==> flow/design.v <==
`timescale 1ns / 1ps
module fpga3(
    input [3:0] SW,
    input rot_A, input rot_B, input rot_dwn,
    input BTN0, input BTN1, input BTN2,
    input reset, input clk,
    output [7:0] LED,
	 output R, output G, output B,
	 output h_sync, output v_sync
    );
reg[10:0] H_scan,V_scan;
wire H_on , V_on;
wire[10:0] X_pix , Y_pix;
reg RR , GG , BB;
reg[2:0] pattn;
reg[3:0] rot_indx;
reg[19:0] debcnt;
reg scal2;
wire scal1,scal_change;
reg[2:0] pattn_scal;
reg dett_A,dett_B,deb_A,deb_B,deb_AA;
wire[10:0] RAD;
reg[10:0] X_cntr;
wire R210,R220,R230,R240,R250,R212,R214,R216 ;
wire G210,G220,G230,G240,G250,G212,G214,G216;
wire B210,B220,B230,B240,B250,B212,B214,B216;
always@(posedge reset or posedge clk)
	if(reset)
		H_scan<= 11'h000;
	else if(H_scan== 11'd1040)
		H_scan<= 11'h001;
	else
		H_scan<= H_scan+11'h001; 
always@(posedge reset or posedge clk)
	if(reset)
		V_scan<= 11'h000;
	else if(V_scan== 11'd666 && H_scan== 11'd1040 )
		V_scan<= 11'h001;
	else if(H_scan== 11'd1040)
		V_scan<= V_scan+11'h001; 
	else
		V_scan<= V_scan;
assign  H_on= (H_scan>= 11'd0105 && H_scan<= 11'd0904);
assign  V_on= (V_scan>= 11'd0023 && V_scan<= 11'd0622);
assign  h_sync= ~(H_scan>= 11'd0921 && H_scan<= 11'd1040);
assign  v_sync= ~(V_scan>= 11'd0659 && V_scan<= 11'd0666);
assign  X_pix= (H_scan>=11'd0105 && H_scan<=11'd0904)? H_scan - 11'd0105 : 11'd0000;
assign  Y_pix= (V_scan>=11'd0023 && V_scan<=11'd0622)? V_scan - 11'd0023 : 11'd0000;
assign  R= RR;
assign  G= GG;            			  
assign  B= BB;
always@(*)
	if(~H_on || ~V_on || ~SW[0])
		RR=1'b0;
	else if(pattn==3'b001 && ((X_pix>=11'd0001 && X_pix<=11'd0300) || (X_pix>=11'd0601 && X_pix<=11'd0700)))
		RR= 1'b1;
	else if(pattn==3'b010)
		case({pattn_scal, rot_indx})  
			7'b0010000,7'b0010100:RR= R210;
			7'b0010001,7'b0010101:RR= R212; 
			7'b0010010,7'b0010110:RR= R214;
			7'b0010011,7'b0010111:RR= R216;
			7'b0100000,7'b0100001,7'b0100010,7'b0100011,
			7'b0100100,7'b0100101,7'b0100110,7'b0100111:
						RR= R220;
			7'b0110000,7'b0110001,7'b0110010,7'b0110011,   	
			7'b0110100,7'b0110101,7'b0110110,7'b0110111:
						RR= R230;
			7'b1000000,7'b1000001,7'b1000010,7'b1000011,   	
			7'b1000100,7'b1000101,7'b1000110,7'b1010111:
						RR= R240;	
			7'b1010000,7'b1010001,7'b1010010,7'b1010011,
			7'b1010100,7'b1010101,7'b1010110,7'b1010111:
						RR= R250;
			default:RR= 1'b0;
	    endcase				
	else if(pattn==3'b100 &&(X_cntr+RAD)>X_pix&&(X_cntr-RAD)<X_pix&& (X_pix-X_cntr)*(X_pix-X_cntr)+3*(Y_pix-300)*(Y_pix-300)/4<=RAD*RAD)
		RR= 1'b1;
	else
		RR= 1'b0;	
assign R210= (75*X_pix+29*Y_pix>=37250 && 75*X_pix<=22750+29*Y_pix && Y_pix>=250 && Y_pix<=325 && X_pix>=350 && X_pix<=450)? 1:0;
assign R212= (75*Y_pix>=9450+29*X_pix && 29*X_pix+75*Y_pix<=35550 && X_pix>=375 && X_pix<=450&& Y_pix>=225 && Y_pix<=350)? 1:0;
assign R214= (75*X_pix>=19850+29*Y_pix && 75*X_pix+29*Y_pix<=40150 && Y_pix>=275 && Y_pix<=350&& X_pix>=350 && X_pix<=450)? 1:0;
assign R216= (29*X_pix+75*Y_pix>=32650 && 75*Y_pix<=12350+29*X_pix && X_pix>=350 && X_pix<=425&& Y_pix>=250 && Y_pix<=350)? 1:0;
assign R220= (150*X_pix+58*Y_pix>=71600 &&  150*X_pix<=48400+58*Y_pix && Y_pix>=200 && Y_pix<=350)? 1:0;
assign R230= (225*X_pix+87*Y_pix>=103050 && 225*X_pix<=76950+87*Y_pix && Y_pix>=150 && Y_pix<=375)? 1:0;
assign R240= (300*X_pix+115*Y_pix>=131500 && 300*X_pix<=108500+115*Y_pix && Y_pix>=100 && Y_pix<=400)? 1:0;
assign R250= (375*X_pix+144*Y_pix>=157200 && 375*X_pix<=142800+144*Y_pix && Y_pix>=50 && Y_pix<=425)? 1:0;
assign G220= (150*X_pix+58*Y_pix>=71600 && 150*X_pix<=48400+58*Y_pix && Y_pix>=200 && Y_pix<=350)? 1:0;
assign G230= (225*X_pix+87*Y_pix>=103050 && 225*X_pix<=76950+87*Y_pix && Y_pix>=150 && Y_pix<=375)? 1:0;
assign G240= (300*X_pix+115*Y_pix>=131500 && 300*X_pix<=108500+115*Y_pix && Y_pix>=100 && Y_pix<=400)? 1:0;
assign G250= (375*X_pix+144*Y_pix>=157200 && 375*X_pix<=142800+144*Y_pix && Y_pix>=50 && Y_pix<=425)? 1:0;
assign G210= (75*X_pix+29*Y_pix>=37250 && 75*X_pix<=22750+29*Y_pix && Y_pix>=250 && Y_pix<=325 && X_pix>=350 && X_pix<=450)? 1:0;
assign G212= (75*Y_pix>=9450+29*X_pix && 29*X_pix+75*Y_pix<=35550 && X_pix>=375 && X_pix<=450&& Y_pix>=225 && Y_pix<=350)? 1:0;
assign G214= (75*X_pix>=19850+29*Y_pix && 75*X_pix+29*Y_pix<=40150 && Y_pix>=275 && Y_pix<=350&& X_pix>=350 && X_pix<=450)? 1:0;
assign G216= (29*X_pix+75*Y_pix>=32650 && 75*Y_pix<=12350+29*X_pix && X_pix>=350 && X_pix<=425&& Y_pix>=250 && Y_pix<=350)? 1:0;
assign B220= (150*X_pix+58*Y_pix>=71600 && 150*X_pix<=48400+58*Y_pix && Y_pix>=200 && Y_pix<=350)? 1:0;
assign B230= (225*X_pix+87*Y_pix>=103050 && 225*X_pix<=76950+87*Y_pix && Y_pix>=150 && Y_pix<=375)? 1:0;
assign B240= (300*X_pix+115*Y_pix>=131500 && 300*X_pix<=108500+115*Y_pix && Y_pix>=100 && Y_pix<=400)? 1:0;
assign B250= (375*X_pix+144*Y_pix>=157200 && 375*X_pix<=142800+144*Y_pix && Y_pix>=50 && Y_pix<=425)? 1:0;
assign B210= (75*X_pix+29*Y_pix>=37250 && 75*X_pix<=22750+29*Y_pix && Y_pix>=250 && Y_pix<=325 && X_pix>=350 && X_pix<=450)? 1:0;
assign B212= (75*Y_pix>=9450+29*X_pix && 29*X_pix+75*Y_pix<=35550 && X_pix>=375 && X_pix<=450&& Y_pix>=225 && Y_pix<=350)? 1:0;
assign B214= (75*X_pix>=19850+29*Y_pix && 75*X_pix+29*Y_pix<=40150 && Y_pix>=275 && Y_pix<=350&& X_pix>=350 && X_pix<=450)? 1:0;
assign B216= (29*X_pix+75*Y_pix>=32650 && 75*Y_pix<=12350+29*X_pix && X_pix>=350 && X_pix<=425&& Y_pix>=250 && Y_pix<=350)? 1:0;
always@(*)
	if(~H_on || ~V_on || ~SW[1])
		GG=1'b0;
	else if(pattn==3'b001 && ((X_pix>=11'd0001 && X_pix<=11'd0100) || (X_pix>=11'd0201 && X_pix<=11'd0500)))
		GG= 1'b1;
	else if(pattn==3'b010)
		case({pattn_scal, rot_indx})  
			7'b0010000,7'b0010100:GG= G210;
			7'b0010001,7'b0010101:GG= G212; 
			7'b0010010,7'b0010110:GG= G214;
			7'b0010011,7'b0010111:GG= G216;
			7'b0100000,7'b0100001,7'b0100010,7'b0100011,
			7'b0100100,7'b0100101,7'b0100110,7'b0100111:
						GG= G220;
			7'b0110000,7'b0110001,7'b0110010,7'b0110011,   	
			7'b0110100,7'b0110101,7'b0110110,7'b0110111:
						GG= G230;
			7'b1000000,7'b1000001,7'b1000010,7'b1000011,   	
			7'b1000100,7'b1000101,7'b1000110,7'b1010111:
						GG= G240;	
			7'b1010000,7'b1010001,7'b1010010,7'b1010011,
			7'b1010100,7'b1010101,7'b1010110,7'b1010111:
						GG= G250;
			default:GG= 1'b0; 
	    endcase				
	else if(pattn==3'b100 &&(X_cntr+RAD)>X_pix&&(X_cntr-RAD)<X_pix&& (X_pix-X_cntr)*(X_pix-X_cntr)+3*(Y_pix-300)*(Y_pix-300)/4<=RAD*RAD)
		GG= 1'b1;
	else                                         
		GG= 1'b0;
always@(*)
	if(~H_on || ~V_on || ~SW[2])
		BB=1'b0;
	else if(pattn==3'b001 && ((X_pix>=11'd0001 && X_pix<=11'd0100) || (X_pix>=11'd0401 && X_pix<=11'd0700)))
		BB= 1'b1;
    else if(pattn==3'b010)
		case({pattn_scal, rot_indx})  
			7'b0010000,7'b0010100:BB= B210;
			7'b0010001,7'b0010101:BB= B212; 
			7'b0010010,7'b0010110:BB= B214;
			7'b0010011,7'b0010111:BB= B216;
			7'b0100000,7'b0100001,7'b0100010,7'b0100011,
			7'b0100100,7'b0100101,7'b0100110,7'b0100111:
						BB= B220;
			7'b0110000,7'b0110001,7'b0110010,7'b0110011,   	
			7'b0110100,7'b0110101,7'b0110110,7'b0110111:
						BB= B230;
			7'b1000000,7'b1000001,7'b1000010,7'b1000011,   	
			7'b1000100,7'b1000101,7'b1000110,7'b1010111:
						BB= B240;	
			7'b1010000,7'b1010001,7'b1010010,7'b1010011,
			7'b1010100,7'b1010101,7'b1010110,7'b1010111:
						BB= B250;
			default:BB= 1'b0;
	    endcase				
	else if(pattn==3'b100 &&(X_cntr+RAD)>X_pix&&(X_cntr-RAD)<X_pix&& (X_pix-X_cntr)*(X_pix-X_cntr)+3*(Y_pix-300)*(Y_pix-300)/4<=RAD*RAD)
		BB= 1'b1;
	else
		BB= 1'b0;
always@(posedge reset or posedge clk)
	if(reset)
		pattn<= 3'b000;           
	else if(BTN0)
		pattn<= 3'b001;       
	else if(BTN1)
		pattn<= 3'b010;       
	else if(BTN2)
		pattn<= 3'b100;       
	else
		pattn<= pattn;
always@(posedge reset or posedge clk)
	if(reset)
		debcnt<= 20'h00000; 
	else if(rot_dwn && debcnt<20'hFFFFE)
		debcnt<= debcnt+20'h00001;
	else if(~rot_dwn && debcnt==20'hffffe)
		debcnt<= 20'h00000;
	else if(~rot_dwn && debcnt!=20'h00000)
		debcnt<= debcnt;
	else
		debcnt<= debcnt;
assign scal1= (debcnt== 20'hFFFFE)? 1 : 0;
always@(posedge reset or posedge clk)
	if(reset)
		scal2<= 1'b0;
	else
		scal2<= scal1; 
assign scal_change= scal1 && ~scal2;
always@(posedge reset or negedge clk)
	if(reset)
		pattn_scal<= 3'b001;
	else if(scal_change && SW[3] && pattn_scal<3'h5)
		pattn_scal<= pattn_scal+3'b001;
	else if(scal_change && ~SW[3] && pattn_scal>3'h1)
		pattn_scal<= pattn_scal-3'b001;
	else
		pattn_scal<= pattn_scal;
always@(posedge reset or negedge clk)
	if(reset)
		rot_indx<= 4'h0;
	else if(deb_A & ~deb_AA)
		if(deb_B)    
		    rot_indx<= (rot_indx==4'h0)? 4'h7 : rot_indx- 4'h1;
		else
			rot_indx<= (rot_indx==4'h7)? 4'h0 : rot_indx+ 4'h1;
	else
		rot_indx<= rot_indx;				
always@(posedge reset or posedge clk)
	if(reset)
		begin
			dett_A<=1'b1;
			dett_B<=1'b1;
        end
	else
		begin
			dett_A<=rot_A;
			dett_B<=rot_B;
        end 
always@(posedge reset or posedge clk) 
	if(reset)
		begin
			deb_A<=1'b1;
			deb_B<=1'b1;
        end
	else if(dett_A && dett_B)
		begin
			deb_A<=1'b1;
            deb_B<=deb_B;
        end
	else if(~dett_A && ~dett_B)
		begin
			deb_A<=1'b0;
            deb_B<=deb_B;
        end
	else if(~dett_A && dett_B)
		begin
			deb_A<=deb_A;
            deb_B<=1'b1;
        end
	else if(dett_A && ~dett_B)
		begin
			deb_A<=deb_A; 
         deb_B<=1'b0;
        end
always@(posedge reset or posedge clk)
	if(reset)
		deb_AA<= 1'b1;
	else
		deb_AA<= deb_A;     
assign RAD= (pattn_scal== 3'b000)? 11'd000 :
            (pattn_scal== 3'b001)? 11'd050 :
				(pattn_scal== 3'b010)? 11'd100 :
				(pattn_scal== 3'b011)? 11'd150 :
				(pattn_scal== 3'b100)? 11'd200 :
				(pattn_scal== 3'b101)? 11'd250 : 
								   11'd000;
always@(*)
	case({SW[3], rot_indx})
		5'h11:  X_cntr= 11'd430;
		5'h12:  X_cntr= 11'd450;
		5'h13:  X_cntr= 11'd470;
		5'h14:  X_cntr= 11'd500;
		5'h15:  X_cntr= 11'd530;
		5'h16:  X_cntr= 11'd550;
		5'h17:  X_cntr= 11'd570;
		5'h01:  X_cntr= 11'd370;
		5'h02:  X_cntr= 11'd350;
		5'h03:  X_cntr= 11'd330;
		5'h04:  X_cntr= 11'd300;
		5'h05:  X_cntr= 11'd270;
		5'h06:  X_cntr= 11'd250;
		5'h07:  X_cntr= 11'd230;
		default:X_cntr= 11'd400;
	endcase		
assign LED[7:0]= {rot_indx, 1'b0, pattn_scal};
endmodule
# Tool chain data of fpga3
# Each step is given for the RTL above and for the edited RTL.
# Lines under "before" count in the file above, lines under "after" in the edited file.
# "delta" is "after" less "before", of the values as shown; "rel_change_pct" is that difference over "before", in percent.
# Cell names lack the library's common part.
# Not given: n/a
# design
top_module	fpga3
clock	clk
library	sky130hd
pvt_corner	tt_025C_1v80

# Edit of the RTL
# Unified diff, file above to edited file.
# A script made this edit; it was not meant as an optimisation.
# begin of diff
@@ -241,5 +241,5 @@
             deb_B<=1'b1;
         end
-	else if(dett_A && ~dett_B)
+	else 
 		begin
 			deb_A<=deb_A; 
# end of diff

# Elaborated design
# Source: Yosys, flattened and elaborated, memories not mapped. Widths are those after wreduce. Registers that Yosys merges into a memory's read port (data or address) are not register bits. Print and check cells do not count.
# Memory sizes are those after Yosys's memory passes, which may raise the word count (mostly to a power of two), join words into wider ones and drop unused or constant bits.
# word_totals
element	before	after	delta	rel_change_pct
n_memories	1	1	0	0.00
output_inout_bits	13	13	0	0.00
elab_cells	304	301	-3	-0.99
inputBits	12	12	0	0.00
romBits	288	288	0	0.00
regBits	58	58	0	0.00
# classes
element	before	after	delta	rel_change_pct
reduce_and_logical	83	81	-2	-2.41
n_addsub	28	28	0	0.00
mux	43	42	-1	-2.33
n_eq	51	51	0	0.00
n_cmp	54	54	0	0.00
multipliers	16	16	0	0.00
n_logic	16	16	0	0.00
# memory_table
element	before	after
memory_list	32 x 9 bit 1R0W	32 x 9 bit 1R0W
# ops
operator	before	after	delta	rel_change_pct
logical AND 1 bit	59	58	-1	-1.69
2-to-1 mux 1 bit	21	20	-1	-4.76
nonzero test 2 bit	5	4	-1	-20.00
less-or-equal comparator 32 x 22 -> 1 bit	1	0	-1	-100.00
less-or-equal comparator 32 bit	1	2	1	100.00
AND reduction 3 bit	1	0	-1	-100.00
AND reduction 2 bit	0	1	1	n/a
equality test 7 x 6 -> 1 bit with constant B	16	16	0	0.00
equality test 7 bit with constant B	15	15	0	0.00
inverter 1 bit	15	15	0	0.00
less-or-equal comparator 11 x 9 -> 1 bit with constant B	9	9	0	0.00
equality test 7 x 5 -> 1 bit with constant B	8	8	0	0.00
logical OR 1 bit	7	7	0	0.00
multiplier 7 x 11 -> 18 bit with constant A	6	6	0	0.00
2-to-1 mux 8 bit	6	6	0	0.00
adder 32 bit	5	5	0	0.00
greater-or-equal comparator 11 x 8 -> 1 bit with constant B	5	5	0	0.00
2-to-1 mux 11 bit	5	5	0	0.00
2-to-1 mux 3 bit	5	5	0	0.00
greater-or-equal comparator 11 x 9 -> 1 bit with constant B	4	4	0	0.00
less-or-equal comparator 11 x 10 -> 1 bit with constant B	4	4	0	0.00
OR reduction 2 bit	4	4	0	0.00
equality test 3 x 2 -> 1 bit with constant B	3	3	0	0.00
equality test 3 bit with constant B	3	3	0	0.00
greater-or-equal comparator 11 x 10 -> 1 bit with constant B	3	3	0	0.00
multiplier 5 x 11 -> 16 bit with constant A	3	3	0	0.00
2-to-1 mux 4 bit	3	3	0	0.00
OR reduction 8 bit	3	3	0	0.00
# The list need not be complete.

# Logic depth
# Depth = most cells in a row (Yosys ltp): at word level without a register or memory, in the mapped netlist without a sequential cell, where the memories' decode and read muxes count.
# depth
element	before	after	delta	rel_change_pct
word_depth	16	16	0	0.00
ABC_AREA	0	0	n/a	n/a
ltp_mapped	65	55	-10	-15.38
depth_no_buf	63	54	-9	-14.29

# Synthesis result
# The flow's flattened synthesis, as Yosys stat reports it; memories are mapped. The netlist is that of the ABC_AREA named above (0 if unset); the other value can give another one.
# by_type
cell_type	before	after	delta	rel_change_pct
inv_1	888	809	-79	-8.90
fa_1	502	442	-60	-11.95
a21oi_1	284	258	-26	-9.15
nand3_1	100	121	21	21.00
clkbuf_1	83	63	-20	-24.10
nor3_1	98	82	-16	-16.33
nor2b_1	49	64	15	30.61
o21ai_0	223	237	14	6.28
o21a_1	43	57	14	32.56
a21o_1	94	107	13	13.83
xnor2_1	222	234	12	5.41
o211ai_1	43	32	-11	-25.58
nand2_1	365	355	-10	-2.74
ha_1	836	845	9	1.08
nor2_1	364	356	-8	-2.20
nor3b_1	10	18	8	80.00
nand4_1	61	54	-7	-11.48
nand3b_1	12	5	-7	-58.33
# The list need not be complete.
# mapped
element	before	after	delta	rel_change_pct
buf_cells	99	81	-18	-18.18
yosys_area_um2	42583.3	41359.7	-1223.6	-2.87
seqArea_um2	1458.9	1458.9	0.0	0.00
mapped_cells	5183	5047	-136	-2.62
flip_flops	58	58	0	0.00

# Layout results
# Runs of the flow (Yosys, OpenROAD) on both versions; the two runs of a pair have the same settings. The constraints put input and output delay at 20% of the set period each and load the outputs with 0.01 pF.
# flow_settings_pair_1
period_ns	50.0
CAP_MARGIN	20
CORE_MARGIN	2
CORE_UTILIZATION	40
SLEW_MARGIN	20
# results_pair_1
element	before	after	delta	rel_change_pct
yosys.chip_area_um2	42583.3	41359.7	-1223.6	-2.87
design_die_area_um2	109085.0	105986.0	-3099.0	-2.84
fin_hold_ws_ps	376	378	2	n/a
setupTns_ps	0	0	0	n/a
timing.setup.ws_ps	1791	1195	-596	n/a
finish.stdcell_area_um2	45009.4	43731.9	-1277.5	-2.84
# flow_settings_pair_2
CELL_PAD_IN_SITES_GLOBAL_PLACEMENT	1
CORE_ASPECT_RATIO	0.7
CORE_MARGIN	5
CORE_UTILIZATION	24
CTS_CLUSTER_SIZE	32
GPL_TIMING_DRIVEN	1
MAX_ROUTING_LAYER	met4
PLACE_DENSITY	0.61
SETUP_SLACK_MARGIN	5.0
TNS_END_PERCENT	35
period_ns	43.6
CAP_MARGIN	20
SLEW_MARGIN	20
# results_pair_2
element	before	after	delta	rel_change_pct
yosys.chip_area_um2	42583.3	41359.7	-1223.6	-2.87
design_die_area_um2	186088.0	180866.0	-5222.0	-2.81
fin_hold_ws_ps	375	387	12	n/a
setupTns_ps	0	0	0	n/a
timing.setup.ws_ps	2076	1637	-439	n/a
finish.stdcell_area_um2	47232.8	45653.8	-1579.0	-3.34
